==> flow/design.v <==
module CPU
(
    input  logic CLK,
    input  logic RES,
    output logic        IF_REQ,
    output logic [15:0] IF_ADDR,
    input  logic [ 3:0] IF_CODE,
    input  logic        IF_RDY,
    output logic        DM_REQ,
    output logic        DM_WRITE,
    output logic [14:0] DM_ADDR,
    output logic [ 7:0] DM_WDATA,
    input  logic [ 7:0] DM_RDATA,
    input  logic        DM_RDY,
    output logic        IO_REQ,
    output logic        IO_WRITE,
    output logic [ 1:0] IO_ADDR,
    output logic [ 7:0] IO_WDATA,
    input  logic [ 7:0] IO_RDATA,
    input  logic        IO_RDY
);
logic slot;
assign slot = IF_RDY & DM_RDY & IO_RDY;
logic        if_do;
logic        if_do_dphase;
logic [15:0] if_addr;  
logic [ 3:0] if_code;
logic [ 3:0] if_code_keep;
assign IF_REQ  = if_do & slot;
assign IF_ADDR = if_addr;
always_ff @(posedge CLK, posedge RES)
begin
    if (RES)
        if_do_dphase <= 1'b0;
    else if (IF_REQ & IF_RDY)
        if_do_dphase <= 1'b1;
    else if (IF_RDY)
        if_do_dphase <= 1'b0;
end
always_ff @(posedge CLK, posedge RES)
begin
    if (RES)
        if_code_keep <= 4'hf;
    else if (if_do_dphase & IF_RDY)
        if_code_keep <= IF_CODE;    
end
assign if_code = (if_do_dphase & IF_RDY)? IF_CODE : if_code_keep;
logic        dr_do;
logic        dr_do_dphase;
logic        dw_do;
logic [14:0] dm_addr;
logic [ 7:0] dw_data;
logic [ 7:0] dr_data;
logic [ 7:0] dr_data_keep;
assign DM_REQ   = (dr_do | dw_do) & slot;
assign DM_WRITE = dw_do;
assign DM_ADDR  = dm_addr;
assign DM_WDATA = dw_data;
always_ff @(posedge CLK, posedge RES)
begin
    if (RES)
        dr_do_dphase <= 1'b0;
    else if (DM_REQ & ~DM_WRITE & DM_RDY)
        dr_do_dphase <= 1'b1;
    else if (DM_RDY)
        dr_do_dphase <= 1'b0;
end
always_ff @(posedge CLK, posedge RES)
begin
    if (RES)
        dr_data_keep <= 8'h00;
    else if (dr_do_dphase & DM_RDY)
        dr_data_keep <= DM_RDATA;    
end
assign dr_data = (dr_do_dphase & DM_RDY)? DM_RDATA : dr_data_keep;
logic       ir_do;
logic       iw_do;
logic       ir_do_dphase;
logic [7:0] iw_data;
logic [7:0] ir_data;
logic [7:0] ir_data_keep;
logic [1:0] io_addr;
always_ff @(posedge CLK, posedge RES)
begin
    if (RES)
        ir_do_dphase <= 1'b0;
    else if (IO_REQ & ~IO_WRITE & IO_RDY)
        ir_do_dphase <= 1'b1;
    else if (slot)
        ir_do_dphase <= 1'b0;
end
assign IO_REQ   = (ir_do | iw_do) & slot;
assign IO_WRITE = iw_do;
assign IO_ADDR  = io_addr;
assign IO_WDATA = iw_data;
always_ff @(posedge CLK, posedge RES)
begin
    if (RES)
        ir_data_keep <= 8'h00;
    else if (ir_do_dphase & IO_RDY)
        ir_data_keep <= IO_RDATA;    
end
assign ir_data = (ir_do_dphase & IO_RDY)? IO_RDATA : ir_data_keep;
logic [15:0] pc;   
logic        pc_clr;
logic        pc_inc;
logic        pc_dec;
logic        pc_inc2;
logic        pc_dec2;
always_ff @(posedge CLK, posedge RES)
begin
    if (RES)
        pc <= 16'h0000;
    else if (pc_clr & slot)
        pc <= 16'h0000;
    else if (pc_inc & slot)
        pc <= pc + 16'h0001;
    else if (pc_dec & slot)
        pc <= pc - 16'h0001;
    else if (pc_inc2 & slot)
        pc <= pc + 16'h0002;
    else if (pc_dec2 & slot)
        pc <= pc - 16'h0002;
end
assign if_addr = pc;
logic [14:0] ptr;  
logic        ptr_clr;
logic        ptr_inc;
logic        ptr_dec;
logic        ptr_end;
always_ff @(posedge CLK, posedge RES)
begin
    if (RES)
        ptr <= 15'h0000;
    else if (ptr_clr & slot)
        ptr <= 15'h0000;
    else if (ptr_inc & slot)
        ptr <= ptr + 15'h0001;
    else if (ptr_dec & slot)
        ptr <= ptr - 15'h0001;
end
assign dm_addr = ptr;
assign ptr_end      = (ptr == 15'h001d);
logic [15:0] indent;
logic        indent_clr;
logic        indent_inc;
logic        indent_dec;
logic        indent_zero;
logic        indent_plus;
always_ff @(posedge CLK, posedge RES)
begin
    if (RES)
        indent <= 16'h0000;
    else if (indent_clr & slot)
        indent <= 16'h0000;
    else if (indent_inc & slot)
        indent <= indent + 16'h0001;
    else if (indent_dec & slot)
        indent <= indent - 16'h0001;
end
assign indent_zero = (indent == 16'h0000);
assign indent_plus = ~indent[15] & (|indent[14:0]);
logic [3:0] alufunc;
logic [7:0] aluinx;
logic [7:0] aluout;
logic       aluzero;
logic       aluinx_dr;
logic       aluinx_ir;
assign aluinx = (aluinx_dr)? dr_data
              : (aluinx_ir)? ir_data
              : 8'h00;
always_comb
begin
    case (alufunc)
        4'h0 : aluout = 8'h00;
        4'h1 : aluout = aluinx;
        4'h2  : aluout = aluinx + 8'h01;
        4'h3  : aluout = aluinx - 8'h01;
        default       : aluout = 8'h00;
    endcase
end
assign aluzero = (aluout == 8'h00);
assign dw_data = aluout;
assign iw_data = aluout;
logic [4:0] state;
logic [4:0] state_next;
logic [3:0] seq;
logic       seq_clr;
logic       seq_inc;
always_ff @(posedge CLK, posedge RES)
begin
    if (RES)
        state <= 5'h00;
    else if (slot)
        state <= state_next;
end
always_ff @(posedge CLK, posedge RES)
begin
    if (RES)
        seq <= 4'h0;
    else if (seq_clr & slot)
        seq <= 4'h0;
    else if (seq_inc & slot)
        seq <= seq + 4'h1;
end
always @*
begin
    state_next = 5'h00;
    seq_clr    = 1'b0;
    seq_inc    = 1'b0;
    if_do   = 1'b0;
    pc_clr  = 1'b0;
    pc_inc  = 1'b0;
    pc_dec  = 1'b0;
    pc_inc2 = 1'b0;
    pc_dec2 = 1'b0;
    ptr_clr = 1'b0;
    ptr_inc = 1'b0;
    ptr_dec = 1'b0;
    dr_do = 1'b0;
    dw_do = 1'b0;
    ir_do = 1'b0;
    iw_do = 1'b0;
    io_addr = 2'b00;
    indent_clr = 1'b0;
    indent_inc = 1'b0;
    indent_dec = 1'b0;
    alufunc   = 4'h0;
    aluinx_dr = 1'b0;
    aluinx_ir = 1'b0;
    casez ({state, seq})
        {5'h00, 4'h0} :
        begin
            pc_clr     = 1'b1;
            ptr_clr    = 1'b1;
            indent_clr = 1'b1;
            seq_inc    = 1'b1;
            state_next = 5'h00;
        end
        {5'h00, 4'h1} :
        begin
            if (ptr_end)
            begin
                dw_do   = 1'b1;
                alufunc = 4'h0;
                ptr_inc = 1'b1;
                seq_inc = 1'b1;
                state_next = 5'h00;
            end
            else
            begin
                dw_do   = 1'b1;
                alufunc = 4'h0;
                ptr_inc = 1'b1;
                state_next = 5'h00;
            end
        end
        {5'h00, 4'h2} :
        begin
            dr_do = 1'b1;
            seq_inc = 1'b1;
            state_next = 5'h00;
        end
        {5'h00, 4'h3} :
        begin
            aluinx_dr = 1'b1;
            alufunc   = 4'h1;
            iw_do = 1'b1;
            io_addr = 2'b10;
            ptr_inc = 1'b1;
            seq_inc = 1'b1;
            state_next = 5'h00;
        end
        {5'h00, 4'h4} :
        begin
            dr_do = 1'b1;
            seq_inc = 1'b1;
            state_next = 5'h00;
        end
        {5'h00, 4'h5} :
        begin
            aluinx_dr = 1'b1;
            alufunc   = 4'h1;
            iw_do = 1'b1;
            io_addr = 2'b11;
            ptr_clr = 1'b1;
            if_do  = 1'b1;
            pc_inc = 1'b1;
            seq_clr    = 1'b1;
            state_next = 5'h01;
        end
        {5'h01, 4'h0} :
        begin
            case (if_code)
                4'h0, 4'h1 :  
                begin
                    ptr_inc = ~if_code[0];
                    ptr_dec =  if_code[0];
                    if_do  = 1'b1;
                    pc_inc = 1'b1;
                    seq_clr    = 1'b1;
                    state_next = 5'h01;
                end
                4'h2, 4'h3 :
                begin
                    dr_do = 1'b1;
                    seq_inc    = 1'b1;
                    state_next = {1'b1, if_code};                
                end
                4'h4 :
                begin
                    dr_do = 1'b1;
                    seq_inc = 1'b1;
                    state_next = 5'h14;
                end
                4'h5 :
                begin
                    ir_do = 1'b1;
                    seq_inc = 1'b1;
                    state_next = 5'h15;
                end
                4'h6, 4'h7 :
                begin
                    dr_do = 1'b1;
                    seq_inc = 1'b1;
                    state_next = {1'b1, if_code};
                end
                4'h8 :
                begin
                    seq_clr = 1'b1;
                    state_next = 5'h00;
                end
                4'hf :
                begin
                    if_do  = 1'b1;
                    pc_inc = 1'b1;
                    seq_clr    = 1'b1;
                    state_next = 5'h01;
                end
                default :  
                begin
                    if_do  = 1'b1;
                    pc_inc = 1'b1;
                    seq_clr    = 1'b1;
                    state_next = 5'h01;
                end
            endcase        
        end        
        {5'h12, 4'h1}, {5'h13, 4'h1} :
        begin
            aluinx_dr = 1'b1;
            alufunc   = state[3:0];
            dw_do = 1'b1;
            if_do  = 1'b1;
            pc_inc = 1'b1;
            seq_clr    = 1'b1;
            state_next = 5'h01;
        end
        {5'h14, 4'h1} :
        begin
            aluinx_dr = 1'b1;
            alufunc   = 4'h1;
            iw_do = 1'b1;
            if_do  = 1'b1;
            pc_inc = 1'b1;
            seq_clr    = 1'b1;
            state_next = 5'h01;
        end
        {5'h15, 4'h1} :
        begin
            dr_do = 1'b1;
            seq_inc = 1'b1;
            state_next = 5'h15;
        end
        {5'h15, 4'h2} :
        begin
            aluinx_ir = 1'b1;
            alufunc   = 4'h1;
            dw_do = 1'b1;
            if_do  = 1'b1;
            pc_inc = 1'b1;
            seq_clr    = 1'b1;
            state_next = 5'h01;
        end
        {5'h16, 4'h1} :
        begin
            aluinx_dr = 1'b1;
            alufunc = 4'h1;
            if (~aluzero)
            begin
                if_do  = 1'b1;
                pc_inc = 1'b1;
                seq_clr    = 1'b1;
                state_next = 5'h01;
            end
            else
            begin
                if_do  = 1'b1;
                pc_inc = 1'b1;
                indent_clr = 1'b1;
                seq_inc = 1'b1;
                state_next = 5'h16;
            end
        end
        {5'h16, 4'h2} :
        begin
            if (indent_zero && (if_code == 4'h7))
            begin
                if_do  = 1'b1;
                pc_inc = 1'b1;
                seq_clr    = 1'b1;
                state_next = 5'h01;
            end
            else if (indent_plus && (if_code == 4'h7))
            begin
                indent_dec = 1'b1;
                if_do  = 1'b1;
                pc_inc = 1'b1;
                state_next = 5'h16;
            end
            else if (if_code == 4'h6)
            begin
                indent_inc = 1'b1;
                if_do  = 1'b1;
                pc_inc = 1'b1;
                state_next = 5'h16;
            end
            else
            begin
                if_do  = 1'b1;
                pc_inc = 1'b1;
                state_next = 5'h16;
            end                    
        end        
        {5'h17, 4'h1} :
        begin
            aluinx_dr = 1'b1;
            alufunc = 4'h1;
            if (aluzero)
            begin
                if_do  = 1'b1;
                pc_inc = 1'b1;
                seq_clr    = 1'b1;
                state_next = 5'h01;
            end
            else
            begin
                pc_dec2 = 1'b1;
                indent_clr = 1'b1;
                seq_inc = 1'b1;
                state_next = 5'h17;
            end
        end
        {5'h17, 4'h2} :
        begin
            if_do  = 1'b1;
            pc_dec = 1'b1;
            seq_inc = 1'b1;
            state_next = 5'h17;
        end
        {5'h17, 4'h3} :
        begin
            if (indent_zero && (if_code == 4'h6))
            begin
                pc_inc2 = 1'b1;
                seq_inc = 1'b1;
                state_next = 5'h17;
            end
            else if (indent_plus && (if_code == 4'h6))
            begin
                indent_dec = 1'b1;
                if_do  = 1'b1;
                pc_dec = 1'b1;
                state_next = 5'h17;
            end
            else if (if_code == 4'h7)
            begin
                indent_inc = 1'b1;
                if_do  = 1'b1;
                pc_dec = 1'b1;
                state_next = 5'h17;
            end
            else
            begin
                if_do  = 1'b1;
                pc_dec = 1'b1;
                state_next = 5'h17;
            end                    
        end        
        {5'h17, 4'h4} :
        begin
            if_do  = 1'b1;
            pc_inc = 1'b1;
            seq_clr    = 1'b1;
            state_next = 5'h01;
        end
        default :  
        begin
            seq_clr    = 1'b1;
            state_next = 5'h00;
        end
    endcase
end
endmodule
module CACHE
(
    input  logic CLK,
    input  logic RES,
    input  logic        IF_REQ,
    input  logic [15:0] IF_ADDR,
    output logic [ 3:0] IF_CODE,
    output logic        IF_RDY,
    input  logic        DM_REQ,
    input  logic        DM_WRITE,
    input  logic [14:0] DM_ADDR,
    input  logic [ 7:0] DM_WDATA,
    output logic [ 7:0] DM_RDATA,
    output logic        DM_RDY,
    output logic        BUS_REQ,
    output logic        BUS_WRITE,
    output logic [15:0] BUS_ADDR,
    output logic [ 7:0] BUS_WDATA,
    input  logic [ 7:0] BUS_RDATA,
    input  logic        BUS_RDY
);
logic if_slot;  
logic [10:0] ic_a0;  
logic [10:0] ic_a1;  
logic [10:0] ic_a2;  
logic [10:0] ic_a3;  
logic [31:0] ic_d0;  
logic [31:0] ic_d1;  
logic [31:0] ic_d2;  
logic [31:0] ic_d3;  
logic        ic_v0;  
logic        ic_v1;  
logic        ic_v2;  
logic        ic_v3;  
logic        if_hit;
logic        if_hit_dphase;
logic [ 4:0] if_hit_dphase_addr;  
assign if_hit = IF_REQ & ic_v0 & (IF_ADDR[4:3] == 2'b00) & (ic_a0 == IF_ADDR[15:5])
              | IF_REQ & ic_v1 & (IF_ADDR[4:3] == 2'b01) & (ic_a1 == IF_ADDR[15:5])
              | IF_REQ & ic_v2 & (IF_ADDR[4:3] == 2'b10) & (ic_a2 == IF_ADDR[15:5])
              | IF_REQ & ic_v3 & (IF_ADDR[4:3] == 2'b11) & (ic_a3 == IF_ADDR[15:5]);
always_ff @(posedge CLK, posedge RES)
begin
    if (RES)
    begin
        if_hit_dphase      <= 1'b0;
        if_hit_dphase_addr <= 5'b00_000;
    end
    else if (if_hit & if_slot)
    begin
        if_hit_dphase      <= 1'b1;
        if_hit_dphase_addr <= IF_ADDR[4:0];
    end
    else if (if_slot)
    begin
        if_hit_dphase      <= 1'b0;
        if_hit_dphase_addr <= 5'b00_000;
    end
end    
logic        if_mis_req;
logic [15:0] if_mis_req_addr;  
logic        if_mis_dphase;
logic [15:0] if_mis_dphase_addr;
logic [31:0] if_mis_dphase_rdata;
assign if_mis_req = IF_REQ & ~if_hit;
assign if_mis_req_addr = {1'b0, IF_ADDR[15:1]};
always_ff @(posedge CLK, posedge RES)
begin
    if (RES)
    begin
        if_mis_dphase      <= 1'b0;
        if_mis_dphase_addr <= 16'h0000;
    end
    else if (if_mis_req & if_slot)
    begin
        if_mis_dphase      <= 1'b1;
        if_mis_dphase_addr <= IF_ADDR[15:0];        
    end
    else if (if_slot)
    begin
        if_mis_dphase      <= 1'b0;
        if_mis_dphase_addr <= 16'h0000;
    end
end
always_ff @(posedge CLK, posedge RES)
begin
    if (RES)
    begin
        ic_v0 <= 1'b0;
        ic_v1 <= 1'b0;
        ic_v2 <= 1'b0;
        ic_v3 <= 1'b0;
    end
    else if (if_mis_req & if_slot & (IF_ADDR[4:3] == 2'b00))
        ic_v0 <= 1'b1;
    else if (if_mis_req & if_slot & (IF_ADDR[4:3] == 2'b01))
        ic_v1 <= 1'b1;
    else if (if_mis_req & if_slot & (IF_ADDR[4:3] == 2'b10))
        ic_v2 <= 1'b1;
    else if (if_mis_req & if_slot & (IF_ADDR[4:3] == 2'b11))
        ic_v3 <= 1'b1;
end
always_ff @(posedge CLK, posedge RES)
begin
    if (RES)
    begin
        ic_a0 <= 11'h000;
        ic_a1 <= 11'h000;
        ic_a2 <= 11'h000;
        ic_a3 <= 11'h000;
    end
    else if (if_mis_req & if_slot & (IF_ADDR[4:3] == 2'b00))
        ic_a0 <= IF_ADDR[15:5];
    else if (if_mis_req & if_slot & (IF_ADDR[4:3] == 2'b01))
        ic_a1 <= IF_ADDR[15:5];
    else if (if_mis_req & if_slot & (IF_ADDR[4:3] == 2'b10))
        ic_a2 <= IF_ADDR[15:5];
    else if (if_mis_req & if_slot & (IF_ADDR[4:3] == 2'b11))
        ic_a3 <= IF_ADDR[15:5];
end
always_ff @(posedge CLK, posedge RES)
begin
    if (RES)
    begin
        ic_d0 <= 32'h00000000;
        ic_d1 <= 32'h00000000;
        ic_d2 <= 32'h00000000;
        ic_d3 <= 32'h00000000;
    end
    else if (if_mis_dphase & if_slot & (if_mis_dphase_addr[4:3] == 2'b00))
        ic_d0 <= if_mis_dphase_rdata;
    else if (if_mis_dphase & if_slot & (if_mis_dphase_addr[4:3] == 2'b01))
        ic_d1 <= if_mis_dphase_rdata;
    else if (if_mis_dphase & if_slot & (if_mis_dphase_addr[4:3] == 2'b10))
        ic_d2 <= if_mis_dphase_rdata;
    else if (if_mis_dphase & if_slot & (if_mis_dphase_addr[4:3] == 2'b11))
        ic_d3 <= if_mis_dphase_rdata;
end
logic [3:0] ic_d0_out;
logic [3:0] ic_d1_out;
logic [3:0] ic_d2_out;
logic [3:0] ic_d3_out;
always @*
begin
    case (if_hit_dphase_addr[2:0])
        3'b000  : ic_d0_out = ic_d0[ 3: 0];
        3'b001  : ic_d0_out = ic_d0[ 7: 4];
        3'b010  : ic_d0_out = ic_d0[11: 8];
        3'b011  : ic_d0_out = ic_d0[15:12];
        3'b100  : ic_d0_out = ic_d0[19:16];
        3'b101  : ic_d0_out = ic_d0[23:20];
        3'b110  : ic_d0_out = ic_d0[27:24];
        3'b111  : ic_d0_out = ic_d0[31:28];
        default : ic_d0_out = 4'b1111;  
    endcase
end
always @*
begin
    case (if_hit_dphase_addr[2:0])
        3'b000  : ic_d1_out = ic_d1[ 3: 0];
        3'b001  : ic_d1_out = ic_d1[ 7: 4];
        3'b010  : ic_d1_out = ic_d1[11: 8];
        3'b011  : ic_d1_out = ic_d1[15:12];
        3'b100  : ic_d1_out = ic_d1[19:16];
        3'b101  : ic_d1_out = ic_d1[23:20];
        3'b110  : ic_d1_out = ic_d1[27:24];
        3'b111  : ic_d1_out = ic_d1[31:28];
        default : ic_d1_out = 4'b1111;  
    endcase
end
always @*
begin
    case (if_hit_dphase_addr[2:0])
        3'b000  : ic_d2_out = ic_d2[ 3: 0];
        3'b001  : ic_d2_out = ic_d2[ 7: 4];
        3'b010  : ic_d2_out = ic_d2[11: 8];
        3'b011  : ic_d2_out = ic_d2[15:12];
        3'b100  : ic_d2_out = ic_d2[19:16];
        3'b101  : ic_d2_out = ic_d2[23:20];
        3'b110  : ic_d2_out = ic_d2[27:24];
        3'b111  : ic_d2_out = ic_d2[31:28];
        default : ic_d2_out = 4'b1111;  
    endcase
end
always @*
begin
    case (if_hit_dphase_addr[2:0])
        3'b000  : ic_d3_out = ic_d3[ 3: 0];
        3'b001  : ic_d3_out = ic_d3[ 7: 4];
        3'b010  : ic_d3_out = ic_d3[11: 8];
        3'b011  : ic_d3_out = ic_d3[15:12];
        3'b100  : ic_d3_out = ic_d3[19:16];
        3'b101  : ic_d3_out = ic_d3[23:20];
        3'b110  : ic_d3_out = ic_d3[27:24];
        3'b111  : ic_d3_out = ic_d3[31:28];
        default : ic_d3_out = 4'b1111;  
    endcase
end
always @*
begin
    if (if_hit_dphase & if_slot)
    begin   
        IF_CODE = (if_hit_dphase_addr[4:3] == 2'b00)? ic_d0_out
                : (if_hit_dphase_addr[4:3] == 2'b01)? ic_d1_out
                : (if_hit_dphase_addr[4:3] == 2'b10)? ic_d2_out
                : (if_hit_dphase_addr[4:3] == 2'b11)? ic_d3_out
                : 4'hf;  
    end
    else if (if_mis_dphase & if_slot)
        IF_CODE = (if_mis_dphase_addr[2:0] == 3'b000)? if_mis_dphase_rdata[ 3: 0]
                : (if_mis_dphase_addr[2:0] == 3'b001)? if_mis_dphase_rdata[ 7: 4]
                : (if_mis_dphase_addr[2:0] == 3'b010)? if_mis_dphase_rdata[11: 8]
                : (if_mis_dphase_addr[2:0] == 3'b011)? if_mis_dphase_rdata[15:12]
                : (if_mis_dphase_addr[2:0] == 3'b100)? if_mis_dphase_rdata[19:16]
                : (if_mis_dphase_addr[2:0] == 3'b101)? if_mis_dphase_rdata[23:20]
                : (if_mis_dphase_addr[2:0] == 3'b110)? if_mis_dphase_rdata[27:24]
                : (if_mis_dphase_addr[2:0] == 3'b111)? if_mis_dphase_rdata[31:28]
                : 4'hf;  
    else
        IF_CODE = 4'hf;  
end
assign IF_RDY = if_slot;
logic dm_slot;  
logic [11:0] dc_a0;  
logic [11:0] dc_a1;  
logic [31:0] dc_d0;  
logic [31:0] dc_d1;  
logic        dc_v0;  
logic        dc_v1;  
logic        dm_hit;
logic        dm_hit_dphase;
logic        dm_hit_dphase_write;
logic [ 2:0] dm_hit_dphase_addr;  
logic [ 7:0] dm_hit_dphase_wdata;
logic [31:0] dm_hit_dphase_update_data0;
logic [31:0] dm_hit_dphase_update_data1;
assign dm_hit = DM_REQ & dc_v0 & ~DM_ADDR[2] & (dc_a0 == DM_ADDR[14:3])
              | DM_REQ & dc_v1 &  DM_ADDR[2] & (dc_a1 == DM_ADDR[14:3]);
always_ff @(posedge CLK, posedge RES)
begin
    if (RES)
    begin
        dm_hit_dphase       <= 1'b0;
        dm_hit_dphase_write <= 1'b0;
        dm_hit_dphase_addr  <= 3'b0_00;
        dm_hit_dphase_wdata <= 8'h00;
    end
    else if (dm_hit & dm_slot)
    begin
        dm_hit_dphase       <= 1'b1;
        dm_hit_dphase_write <= DM_WRITE;
        dm_hit_dphase_addr  <= DM_ADDR[2:0];
        dm_hit_dphase_wdata <= DM_WDATA;
    end
    else if (dm_slot)
    begin
        dm_hit_dphase       <= 1'b0;
        dm_hit_dphase_write <= 1'b0;
        dm_hit_dphase_addr  <= 3'b0_00;
        dm_hit_dphase_wdata <= 8'h00;
    end
end
logic        dm_mis_req;
logic        dm_mis_req_write;
logic [15:0] dm_mis_req_addr;
logic        dm_mis_replace;
logic [15:0] dm_mis_replace_addr;
logic        dm_mis_dphase;
logic [14:0] dm_mis_dphase_addr;
logic        dm_mis_dphase_write;
logic [ 7:0] dm_mis_dphase_wdata;
logic [31:0] dm_mis_dphase_rdata;
logic [31:0] dm_mis_dphase_update_data;
logic [31:0] dm_mis_dphase_writeback_data;
assign dm_mis_req       = DM_REQ & ~dm_hit;
assign dm_mis_req_write = DM_WRITE;
assign dm_mis_req_addr  = {1'b1, DM_ADDR};
assign dm_mis_replace   = dm_mis_req & dc_v0 & ~DM_ADDR[2]
                        | dm_mis_req & dc_v1 &  DM_ADDR[2];    
assign dm_mis_replace_addr = (~DM_ADDR[2])? {1'b1, dc_a0, 1'b0, 2'b00}
                           :                {1'b1, dc_a1, 1'b1, 2'b00};   
always_ff @(posedge CLK, posedge RES)
begin
    if (RES)
    begin
        dm_mis_dphase       <= 1'b0;
        dm_mis_dphase_write <= 1'b0;
        dm_mis_dphase_addr  <= 15'h0000;
        dm_mis_dphase_wdata <= 8'h00;
    end
    else if (dm_mis_req & dm_slot)
    begin
        dm_mis_dphase       <= 1'b1;
        dm_mis_dphase_write <= dm_mis_req_write;
        dm_mis_dphase_addr  <= DM_ADDR;
        dm_mis_dphase_wdata <= DM_WDATA;
    end
    else if (dm_slot)
    begin
        dm_mis_dphase       <= 1'b0;
        dm_mis_dphase_write <= 1'b0;
        dm_mis_dphase_addr  <= 15'h0000;
        dm_mis_dphase_wdata <= 8'h00;
    end
end
always_ff @(posedge CLK, posedge RES)
begin
    if (RES)
    begin
        dc_v0 <= 1'b0;
        dc_v1 <= 1'b0;
    end
    else if (dm_mis_req & dm_slot & ~DM_ADDR[2])
        dc_v0 <= 1'b1;
    else if (dm_mis_req & dm_slot &  DM_ADDR[2])
        dc_v1 <= 1'b1;
end
always_ff @(posedge CLK, posedge RES)
begin
    if (RES)
    begin
        dc_a0 <= 12'h000;
        dc_a1 <= 12'h000;
    end
    else if (dm_mis_req & dm_slot & ~DM_ADDR[2])
        dc_a0 <= DM_ADDR[14:3];
    else if (dm_mis_req & dm_slot &  DM_ADDR[2])
        dc_a1 <= DM_ADDR[14:3];
end
always_ff @(posedge CLK, posedge RES)
begin
    if (RES)
    begin
        dc_d0 <= 32'h00000000;
        dc_d1 <= 32'h00000000;
    end
    else if (dm_hit_dphase & dm_hit_dphase_write & dm_slot & ~dm_hit_dphase_addr[2])
        dc_d0 <= dm_hit_dphase_update_data0;
    else if (dm_hit_dphase & dm_hit_dphase_write & dm_slot &  dm_hit_dphase_addr[2])
        dc_d1 <= dm_hit_dphase_update_data1;
    else if (dm_mis_dphase & dm_mis_dphase_write & dm_slot & ~dm_mis_dphase_addr[2])
        dc_d0 <= dm_mis_dphase_update_data;
    else if (dm_mis_dphase & dm_mis_dphase_write & dm_slot &  dm_mis_dphase_addr[2])
        dc_d1 <= dm_mis_dphase_update_data;
    else if (dm_mis_dphase & dm_slot & ~dm_mis_dphase_addr[2])
        dc_d0 <= dm_mis_dphase_rdata;
    else if (dm_mis_dphase & dm_slot &  dm_mis_dphase_addr[2])
        dc_d1 <= dm_mis_dphase_rdata;
end
always @*
begin
    dm_hit_dphase_update_data0 = dc_d0;  
    if (dm_hit_dphase_addr[1:0] == 2'b00) dm_hit_dphase_update_data0[ 7: 0] = dm_hit_dphase_wdata;
    if (dm_hit_dphase_addr[1:0] == 2'b01) dm_hit_dphase_update_data0[15: 8] = dm_hit_dphase_wdata;
    if (dm_hit_dphase_addr[1:0] == 2'b10) dm_hit_dphase_update_data0[23:16] = dm_hit_dphase_wdata;
    if (dm_hit_dphase_addr[1:0] == 2'b11) dm_hit_dphase_update_data0[31:24] = dm_hit_dphase_wdata;
end
always @*
begin
    dm_hit_dphase_update_data1 = dc_d1;  
    if (dm_hit_dphase_addr[1:0] == 2'b00) dm_hit_dphase_update_data1[ 7: 0] = dm_hit_dphase_wdata;
    if (dm_hit_dphase_addr[1:0] == 2'b01) dm_hit_dphase_update_data1[15: 8] = dm_hit_dphase_wdata;
    if (dm_hit_dphase_addr[1:0] == 2'b10) dm_hit_dphase_update_data1[23:16] = dm_hit_dphase_wdata;
    if (dm_hit_dphase_addr[1:0] == 2'b11) dm_hit_dphase_update_data1[31:24] = dm_hit_dphase_wdata;
end
always @*
begin
    dm_mis_dphase_update_data = dm_mis_dphase_rdata;
    if (dm_mis_dphase_addr[1:0] == 2'b00) dm_mis_dphase_update_data[ 7: 0] = dm_mis_dphase_wdata;
    if (dm_mis_dphase_addr[1:0] == 2'b01) dm_mis_dphase_update_data[15: 8] = dm_mis_dphase_wdata;
    if (dm_mis_dphase_addr[1:0] == 2'b10) dm_mis_dphase_update_data[23:16] = dm_mis_dphase_wdata;
    if (dm_mis_dphase_addr[1:0] == 2'b11) dm_mis_dphase_update_data[31:24] = dm_mis_dphase_wdata;
end
always @*
begin
    if (dm_hit_dphase & ~dm_hit_dphase_write & dm_slot)
        DM_RDATA = (dm_hit_dphase_addr[2:0] == 3'b0_00)? dc_d0[ 7: 0]
                 : (dm_hit_dphase_addr[2:0] == 3'b0_01)? dc_d0[15: 8]
                 : (dm_hit_dphase_addr[2:0] == 3'b0_10)? dc_d0[23:16]
                 : (dm_hit_dphase_addr[2:0] == 3'b0_11)? dc_d0[31:24]
                 : (dm_hit_dphase_addr[2:0] == 3'b1_00)? dc_d1[ 7: 0]
                 : (dm_hit_dphase_addr[2:0] == 3'b1_01)? dc_d1[15: 8]
                 : (dm_hit_dphase_addr[2:0] == 3'b1_10)? dc_d1[23:16]
                 : (dm_hit_dphase_addr[2:0] == 3'b1_11)? dc_d1[31:24]
                 : 8'h00;
    else if (dm_mis_dphase & ~dm_mis_dphase_write & dm_slot)
        DM_RDATA = (dm_mis_dphase_addr[1:0] == 2'b00)? dm_mis_dphase_rdata[ 7: 0]
                 : (dm_mis_dphase_addr[1:0] == 2'b01)? dm_mis_dphase_rdata[15: 8]
                 : (dm_mis_dphase_addr[1:0] == 2'b10)? dm_mis_dphase_rdata[23:16]
                 : (dm_mis_dphase_addr[1:0] == 2'b11)? dm_mis_dphase_rdata[31:24]
                 : 8'h00;
    else
        DM_RDATA = 8'h00;
end
assign dm_mis_dphase_writeback_data
    = (dm_mis_req & dm_hit_dphase & ~dm_mis_req_addr[2] & ~dm_hit_dphase_addr[2])? dm_hit_dphase_update_data0
    : (dm_mis_req & dm_hit_dphase &  dm_mis_req_addr[2] &  dm_hit_dphase_addr[2])? dm_hit_dphase_update_data1
    : (dm_mis_req & ~dm_mis_req_addr[2])? dc_d0
    : (dm_mis_req &  dm_mis_req_addr[2])? dc_d1
    : (dm_mis_dphase                   )? dm_mis_dphase_update_data  
    : 32'h00000000;
assign DM_RDY = dm_slot;
logic        bus_req_inst;
logic        bus_req_data;
logic        bus_req_read;
logic        bus_req_wrte;
logic [15:0] bus_req_addr;
logic        bus_req_repl;
logic [15:0] bus_req_repl_addr;
logic [31:0] bus_req_wdata;
logic        bus_rdy;
logic [31:0] bus_rdy_rdata;
logic        if_mis_req_pend;
logic [15:0] if_mis_req_addr_pend;
assign bus_req_inst = (if_mis_req | if_mis_req_pend) & ~dm_mis_req;  
assign bus_req_data = dm_mis_req;
assign bus_req_read = dm_mis_req & ~dm_mis_req_write;
assign bus_req_wrte = dm_mis_req &  dm_mis_req_write;
assign bus_req_repl = dm_mis_replace;
assign bus_req_addr = (dm_mis_req     )? dm_mis_req_addr
                    : (if_mis_req_pend)? if_mis_req_addr_pend
                    : (if_mis_req     )? if_mis_req_addr
                    : 16'h0000;
assign bus_req_repl_addr = dm_mis_replace_addr;
assign bus_req_wdata = dm_mis_dphase_writeback_data;
assign if_mis_dphase_rdata = bus_rdy_rdata;
assign dm_mis_dphase_rdata = bus_rdy_rdata;
logic        bus_inst;
logic        bus_read;
logic        bus_wrte;
logic        bus_repl;
logic [15:0] bus_repl_addr;
logic [15:0] bus_pend_addr;
logic [31:0] bus_pend_wdata;
logic [31:0] bus_pend_rdata;
logic [ 2:0] bus_count;
logic        bus_count_end;
logic        bus_count_0123;
always_ff @(posedge CLK, posedge RES)
begin
    if (RES)
        bus_count <= 3'b000;
    else if (bus_req_inst & BUS_RDY)
        bus_count <= 3'b101;
    else if ((bus_req_read | bus_req_wrte) &  bus_req_repl & BUS_RDY)
        bus_count <= 3'b001;
    else if ((bus_req_read | bus_req_wrte) & ~bus_req_repl & BUS_RDY)
        bus_count <= 3'b101;
    else if (bus_count_end & BUS_RDY)
        bus_count <= bus_count;
    else if ((|bus_count) & BUS_RDY)
        bus_count <= bus_count + 3'b001;
end
assign bus_count_end  = (bus_count == 3'b000);
assign bus_count_0123 = ~bus_count[2];
always_ff @(posedge CLK, posedge RES)
begin
    if (RES)
        bus_inst <= 1'b0; 
    else if (bus_req_inst & BUS_RDY)
        bus_inst <= 1'b1; 
    else if (bus_count_end & BUS_RDY)
        bus_inst <= 1'b0; 
end
always_ff @(posedge CLK, posedge RES)
begin
    if (RES)
        bus_read <= 1'b0; 
    else if (bus_req_read & BUS_RDY)
        bus_read <= 1'b1; 
    else if (bus_count_end & BUS_RDY)
        bus_read <= 1'b0; 
end
always_ff @(posedge CLK, posedge RES)
begin
    if (RES)
        bus_wrte <= 1'b0; 
    else if (bus_req_wrte & BUS_RDY)
        bus_wrte <= 1'b1; 
    else if (bus_count_end & BUS_RDY)
        bus_wrte <= 1'b0; 
end
always_ff @(posedge CLK, posedge RES)
begin
    if (RES)
    begin
        bus_repl      <= 1'b0; 
        bus_repl_addr <= 16'h0000;
    end
    else if ((bus_req_read | bus_req_wrte) & BUS_RDY)
    begin
        bus_repl      <= bus_req_repl; 
        bus_repl_addr <= bus_req_repl_addr;
    end
    else if (bus_count_end & BUS_RDY)
    begin
        bus_repl      <= 1'b0; 
        bus_repl_addr <= 16'h0000;
    end
end
always_ff @(posedge CLK, posedge RES)
begin
    if (RES)
        bus_pend_addr <= 16'h0000;
    else if ((bus_req_inst | bus_req_read | bus_req_wrte) & BUS_RDY)
        bus_pend_addr <= bus_req_addr;
end
always_ff @(posedge CLK, posedge RES)
begin
    if (RES)
        bus_pend_wdata <= 32'h00000000;
    else if ((bus_req_read | bus_req_wrte) & BUS_RDY)
        bus_pend_wdata <= bus_req_wdata;
end
assign BUS_REQ = bus_req_inst | bus_req_read | bus_req_wrte
               | ((bus_inst | bus_read | bus_wrte) & ~bus_count_end);
assign BUS_WRITE = ((bus_req_read | bus_req_wrte) & bus_req_repl)? 1'b1
                 : (bus_req_inst  | bus_inst                    )? 1'b0
                 : ((bus_read | bus_wrte) & bus_count_0123)? 1'b1
                 : 1'b0;
assign BUS_ADDR
    = ((bus_req_read | bus_req_wrte) & ~bus_req_repl)? {bus_req_addr [15:2]    , 2'b00}
    : ((bus_req_read | bus_req_wrte) &  bus_req_repl)? {bus_req_repl_addr[15:2], 2'b00}
    : (bus_req_inst                                 )? {bus_req_addr[15:2]     , 2'b00}
    : ((bus_read | bus_wrte) & bus_count_0123)? {bus_repl_addr[15:2], bus_count[1:0]}
    : ((bus_read | bus_wrte)                 )? {bus_pend_addr[15:2], bus_count[1:0]}
    : (bus_inst                              )? {bus_pend_addr[15:2], bus_count[1:0]}
    : 16'h0000;
always @*
begin
    if (bus_req_read | bus_req_wrte)
    begin
        BUS_WDATA = bus_req_wdata[7:0];
    end
    else if (bus_read | bus_wrte)
    begin
        BUS_WDATA = (bus_count == 3'b001)? bus_pend_wdata[15: 8]
                  : (bus_count == 3'b010)? bus_pend_wdata[23:16]
                  : (bus_count == 3'b011)? bus_pend_wdata[31:24]
                  : 8'h00;
    end
    else
    begin
        BUS_WDATA = 8'h00;
    end
end
always_ff @(posedge CLK, posedge RES)
begin
    if (RES)
        bus_pend_rdata <= 32'h00000000;
    else if (bus_inst & BUS_RDY)
    begin
        if (bus_count == 3'b101)
            bus_pend_rdata[ 7: 0] <= BUS_RDATA;
        else if (bus_count == 3'b110)
            bus_pend_rdata[15: 8] <= BUS_RDATA;
        else if (bus_count == 3'b111)
            bus_pend_rdata[23:16] <= BUS_RDATA;
        else if (bus_count == 3'b000)
            bus_pend_rdata[31:24] <= BUS_RDATA;
    end
    else if ((bus_read | bus_wrte) & BUS_RDY)
    begin
        if (bus_count == 3'b101)
            bus_pend_rdata[ 7: 0] <= BUS_RDATA;
        else if (bus_count == 3'b110)
            bus_pend_rdata[15: 8] <= BUS_RDATA;
        else if (bus_count == 3'b111)
            bus_pend_rdata[23:16] <= BUS_RDATA;
        else if (bus_count == 3'b000)
            bus_pend_rdata[31:24] <= BUS_RDATA;
    end
end
assign bus_rdy = bus_count_end & BUS_RDY;
assign bus_rdy_rdata = {BUS_RDATA, bus_pend_rdata[23:0]};
always_ff @(posedge CLK, posedge RES)
begin
    if (RES)
    begin
        if_mis_req_pend      <= 1'b0;
        if_mis_req_addr_pend <= 16'h0000;
    end
    else if (if_mis_req & dm_mis_req & bus_rdy)
    begin
        if_mis_req_pend      <= if_mis_req;
        if_mis_req_addr_pend <= if_mis_req_addr;
    end
    else if (if_mis_req_pend & ~dm_mis_req & bus_rdy)
    begin
        if_mis_req_pend      <= 1'b0;
        if_mis_req_addr_pend <= 16'h0000;
    end
end
assign if_slot = bus_rdy & ~if_mis_req_pend;
assign dm_slot = bus_rdy | dm_hit_dphase;
endmodule
module bfcpu_core
(
    input  logic CLK,
    input  logic RES_N,
    output logic        BUS_REQ,
    output logic        BUS_WRITE,
    output logic [15:0] BUS_ADDR,
    output logic [ 7:0] BUS_WDATA,
    input  logic [ 7:0] BUS_RDATA,
    input  logic        BUS_RDY,
    output logic        IO_REQ,
    output logic        IO_WRITE,
    output logic [ 1:0] IO_ADDR,
    output logic [ 7:0] IO_WDATA,
    input  logic [ 7:0] IO_RDATA,
    input  logic        IO_RDY
);
logic        if_req;
logic [15:0] if_addr;
logic [ 3:0] if_code;
logic        if_rdy;
logic        dm_req;
logic        dm_write;
logic [14:0] dm_addr;
logic [ 7:0] dm_wdata;
logic [ 7:0] dm_rdata;
logic        dm_rdy;
CPU U_CPU
(
    .CLK (CLK),
    .RES (~RES_N),
    .IF_REQ  (if_req),
    .IF_ADDR (if_addr),
    .IF_CODE (if_code),
    .IF_RDY  (if_rdy),
    .DM_REQ   (dm_req),
    .DM_WRITE (dm_write),
    .DM_ADDR  (dm_addr),
    .DM_WDATA (dm_wdata),
    .DM_RDATA (dm_rdata),
    .DM_RDY   (dm_rdy),
    .IO_REQ   (IO_REQ),
    .IO_WRITE (IO_WRITE),
    .IO_ADDR  (IO_ADDR),
    .IO_WDATA (IO_WDATA),
    .IO_RDATA (IO_RDATA),
    .IO_RDY   (IO_RDY)
);
CACHE U_CACHE
(
    .CLK (CLK),
    .RES (~RES_N),
    .IF_REQ  (if_req),
    .IF_ADDR (if_addr),
    .IF_CODE (if_code),
    .IF_RDY  (if_rdy),
    .DM_REQ   (dm_req),
    .DM_WRITE (dm_write),
    .DM_ADDR  (dm_addr),
    .DM_WDATA (dm_wdata),
    .DM_RDATA (dm_rdata),
    .DM_RDY   (dm_rdy),
    .BUS_REQ   (BUS_REQ),
    .BUS_WRITE (BUS_WRITE),
    .BUS_ADDR  (BUS_ADDR),
    .BUS_WDATA (BUS_WDATA),
    .BUS_RDATA (BUS_RDATA),
    .BUS_RDY   (BUS_RDY)
);
endmodule
Reports on bfcpu_core
The steps from the RTL of bfcpu_core to its reports follow in flow order.
Lines are those of the file above, counted from 1.
Library cell names are shortened.
The mark n/a stands for no value.

set-up
  top = bfcpu_core
  clock input = CLK
  cell library = sky130hd
  corner = tt_025C_1v80

Elaborated design
Source: Yosys, flattened and elaborated, memories not mapped. Widths are those after wreduce. Registers that Yosys merges into a memory's read port (data or address) are not register bits. Print and check cells do not count.

storage and ports
  bits in registers = 502
  input bits = 20

cells by class
  $add $sub $neg = 12
  eq/ne operators = 82
  muxes and demuxes = 202
  bitwise gates (word level) = 153
  reductions and logical operators = 68

operators with widths
  operator                                      number
  two-way mux 32 bit                            15
  two-way mux 8 bit                             56
  two-way mux 16 bit                            20
  case mux 4 bit (select 8 bit)                 4
  bitwise AND 1 bit                             112
  equality test 9 bit with constant B           11
  two-way mux 15 bit                            5
  two-way mux 4 bit                             17
  two-way mux 1 bit                             54
  equality test 3 bit with constant B           15
  equality test 11 bit                          4
  case mux 5 bit (select 7 bit)                 1
  two-way mux 5 bit                             7
  adder 16 x 1 -> 16 bit with constant B        2
  subtractor 16 x 1 -> 16 bit with constant B   2
  nonzero test 2 bit                            14
  two-way mux 3 bit                             9
  NOT 1 bit                                     24
  equality test 12 bit                          2
  equality test 3 x 2 -> 1 bit with constant B  8
  OR reduction 6 bit                            4
  case mux 8 bit (select 3 bit)                 1
  equality test 2 bit with constant B           10
  case mux 5 bit (select 4 bit)                 1
  equality test 9 x 2 -> 1 bit with constant B  2
  equality test 9 x 3 -> 1 bit with constant B  2
  bitwise OR 1 bit                              17
  adder 16 x 2 -> 16 bit with constant B        1

Other operator kinds: 47; their cells: 97.

Depth
Depth = most cells in a row (Yosys ltp): at word level without a register or memory, in the mapped netlist without a sequential cell, where the memories' decode and read muxes count.

depth
  depth after elaboration = 33
  ABC_AREA = 0
  mapped depth = 24

After synthesis
Yosys stat after the flow's synthesis: flattened, memories mapped to cells. It holds for the ABC_AREA given above (unset counts as 0); a run with the other value may have another netlist.
The area totals of this step are shown rounded.

cells by type
  cell type  number  area in all (um^2)
  dfrtp_1    475     11886.4
  mux2_2     230     2.59E+03
  mux2i_1    200     2001.92
  nand2_1    242     908.371
  nor2_1     219     822.038
  ha_1       58      725.696
  o21ai_0    135     675.648
  a221o_1    67      670.643
  xnor2_1    75      656.88
  o221ai_1   71      621.846
  mux4_2     27      608.083
  a21oi_1    104     520.499
  clkbuf_1   131     491.722
  xor2_1     41      359.094
  inv_1      94      352.838
  nor3_1     60      300.288
  nand3_1    50      250.24
  a22o_1     28      245.235

Other cell types: 97; their cells: 604.

synthesis totals
  cell count = 2911
  mapped area = 29500 um^2
  sequential part of the area = 12000 um^2
  mapped flip-flops = 479
  buffers = 228

The figures by module come from a second, unflattened synthesis with its own total; it is not the netlist above.

unflattened totals
  cell total of the unflattened synthesis = 3089
  area (unflattened synthesis) = 29900 um^2

Rows give one instance, submodules left out.

by module
  module      times used  cells  area (um^2)  sequential area (um^2)
  CACHE       1           2195   22400        10000
  CPU         1           893    7440         1980
  bfcpu_core  1           1      3.8          0.0

Timing after synthesis
OpenSTA on the mapped netlist: ideal clock, no wires. The path of least setup slack (recovery checks aside). Input and output delay are each 20% of the period. Register names are those of the netlist, which keeps one name where synthesis merged equal registers.

timing after synthesis
  kind = input -> output
  from = input BUS_RDY
  to = output BUS_ADDR[15]
  period = 10.0 ns
  external input delay = 2.000 ns
  external output delay = 2.000 ns
  arrival = 5.883 ns
  slack = 2.117 ns
  path delay = 3.883 ns
  stages = 18
  path buffers = 3
  synthesis period reached = 7.883 ns

"path delay" is the arrival time less input delay plus setup time.
At an output port there is no setup time.
"stages" counts driving pins, that of a launching flip-flop among them; a cell with two outputs on the path counts twice.
"synthesis period reached" is the clock period less the worst setup slack; recovery checks do not enter. This is arithmetic on one report: input and output delays are still those of the set period (20% each).
The rows between start and end are the longest chain of elaborated cells between them; the timing report does not say that the signal goes this way. Where chains are equally long, one stands for them.
A line is the first line of the expression or statement that the cell stems from. Yosys adds cells for indexed reads and writes and turns some case tables into memories.

on the way, after synthesis
  cell sequence = and3b_1 clkbuf_1 o2111a_1 a221o_1 o2bb2ai_1 fa_1 a211oi_1 o21bai_1 a21oi_1 xor2_1 o221ai_2 nor3_1 nand4b_2 o21ai_4 o21a_4 buf_6 buf_4 o41ai_1
  cells in the longest elaborated chain = 26

RTL lines, path after synthesis
  element             RTL line  RTL
  start, declared     1110      input  logic        BUS_RDY,
  bitwise AND 1 bit   1078      assign bus_rdy = bus_count_end & BUS_RDY;
  bitwise OR 1 bit    1099      assign dm_slot = bus_rdy | dm_hit_dphase;
  bitwise AND 1 bit   890       else if (dm_mis_dphase & ~dm_mis_dphase_write & dm_slot)
  two-way mux 8 bit   890
  two-way mux 8 bit   880       if (dm_hit_dphase & ~dm_hit_dphase_write & dm_slot)
  two-way mux 8 bit   75        assign dr_data = (dr_do_dphase & DM_RDY)? DM_RDATA : dr_data_keep;
  two-way mux 8 bit   169       assign aluinx = (aluinx_dr)? dr_data
  (+12 left out)      n/a
  NOT 1 bit           569       assign if_mis_req = IF_REQ & ~if_hit;
  bitwise AND 1 bit   569
  bitwise OR 1 bit    919       assign bus_req_inst = (if_mis_req | if_mis_req_pend) & ~dm_mis_req;
  bitwise AND 1 bit   919
  two-way mux 16 bit  1028      : (bus_req_inst                                 )? {bus_req_addr[15:2]     , 2'b00}
  two-way mux 16 bit  1027      : ((bus_req_read | bus_req_wrte) &  bus_req_repl)? {bus_req_repl_addr[15:2], 2'b00}
  two-way mux 16 bit  1026      = ((bus_req_read | bus_req_wrte) & ~bus_req_repl)? {bus_req_addr [15:2]    , 2'b00}
  end, declared       1107      output logic [15:0] BUS_ADDR,

Some nets on the timed path still bear RTL names; the line given drives or declares the net.

nets with RTL names, path after synthesis
  net               RTL line  RTL
  U_CPU.dr_data[1]  75
  IO_WDATA[6]       174       case (alufunc)

Worst path after layout
From the final timing report of job 1: the path of least setup slack in the routed layout; clock arrival at registers is part of the times.

timing post-layout
  kind = input -> output
  from = input IO_RDY
  to = output BUS_ADDR[1]
  period = 17.0 ns
  external input delay = 3.40 ns
  external output delay = 3.40 ns
  arrival = 10.70 ns
  slack = 2.90 ns
  stages = 20
  path buffers = 4

The rows between start and end are the longest chain of elaborated cells between them; the timing report does not say that the signal goes this way. Where chains are equally long, one stands for them.

on the way, post-layout
  cell sequence = clkdlybuf4s50_1 nand2_1 mux2i_1 nor2_1 a221oi_1 a21oi_1 ha_1 a21oi_1 o21bai_1 a211oi_1 o21ai_0 mux2i_1 o22ai_1 nand4b_2 o21ai_4 o21a_4 buf_6 buf_4 nor4_1 clkdlybuf4s50_1
  cells in the longest elaborated chain = 23

RTL lines, path post-layout
  element                        RTL line  RTL
  start, declared                1116      input  logic        IO_RDY
  bitwise AND 1 bit              103       assign ir_data = (ir_do_dphase & IO_RDY)? IO_RDATA : ir_data_keep;
  two-way mux 8 bit              103
  two-way mux 8 bit              170       : (aluinx_ir)? ir_data
  two-way mux 8 bit              169       assign aluinx = (aluinx_dr)? dr_data
  subtractor 8 x 1 -> 8 bit      178       4'h3  : aluout = aluinx - 8'h01;
  case mux 8 bit (select 3 bit)  174       case (alufunc)
  zero test 8 bit                182       assign aluzero = (aluout == 8'h00);
  (+9 left out)                  n/a
  NOT 1 bit                      569       assign if_mis_req = IF_REQ & ~if_hit;
  bitwise AND 1 bit              569
  bitwise OR 1 bit               919       assign bus_req_inst = (if_mis_req | if_mis_req_pend) & ~dm_mis_req;
  bitwise AND 1 bit              919
  two-way mux 16 bit             1028      : (bus_req_inst                                 )? {bus_req_addr[15:2]     , 2'b00}
  two-way mux 16 bit             1027      : ((bus_req_read | bus_req_wrte) &  bus_req_repl)? {bus_req_repl_addr[15:2], 2'b00}
  two-way mux 16 bit             1026      = ((bus_req_read | bus_req_wrte) & ~bus_req_repl)? {bus_req_addr [15:2]    , 2'b00}
  end, declared                  1107      output logic [15:0] BUS_ADDR,

Hand-over note for bfcpu_core

Top module bfcpu_core; platform sky130hd; tools Yosys and OpenROAD; 3 stored runs in no particular order. Input and output delays are each 20% of the period that was set; the output load is 0.01 pF.
By "clock period reached" is meant the clock period of the run minus its worst setup slack. This is arithmetic on one report: input and output delays are still those of the set period (20% each).
"critical path time" is the time allowed to the run's worst setup path (the clock period less input and output delay, where it has them) less its slack. Clock arrival times count: a late capture clock shortens it, a late launch clock lengthens it.
By "total power of the final layout" is meant OpenSTA's value without simulated activity: inputs other than the clock are taken to toggle once in ten clock periods, and the tool carries that through the logic.
The results are shown rounded.
A setting shown as -- is not set for that run.

setting or result                         job 1            job 2            job 3
CELL_PAD_IN_SITES_DETAIL_PLACEMENT        1                1                2
CORE_UTILIZATION                          32               32               27
CTS_CLUSTER_DIAMETER                      195              67               228
GPL_ROUTABILITY_DRIVEN                    0                0                --
GPL_TIMING_DRIVEN                         0                1                0
HOLD_SLACK_MARGIN                         0.25             0.25             --
PLACE_DENSITY                             0.51             0.51             --
SLEW_MARGIN                               20               20               20
period_ns                                 17.0             15.1             9.3
CAP_MARGIN                                20               30               20
CORE_MARGIN                               2                7                10
CELL_PAD_IN_SITES_GLOBAL_PLACEMENT        --               2                --
MIN_ROUTING_LAYER                         --               met2             --
SETUP_SLACK_MARGIN                        --               3.57             --
TNS_END_PERCENT                           --               90               --
CTS_CLUSTER_SIZE                          --               --               51
PLACE_DENSITY_LB_ADDON                    --               --               0.12
clock period reached (ns)                 14.103           11.291           9.158
post-layout utilization (%)               36.9             36.9             30.2
standard-cell area after routing (um^2)   33800            33700            32800
critical path time (ns)                   7.30             5.25             5.44
critical path kind                        input -> output  input -> output  input -> output
total power of the final layout (W)       0.00426          0.00508          0.00646
setup TNS (ns)                            0.000            0.000            0.000
setup slack of the critical path (ns)     2.90             3.81             0.142
die size (um^2)                           94500            101000           123000
worst hold slack (ns)                     0.471            0.470            0.513
chip area after synthesis (Yosys) (um^2)  29500            29500            29500

End of note.
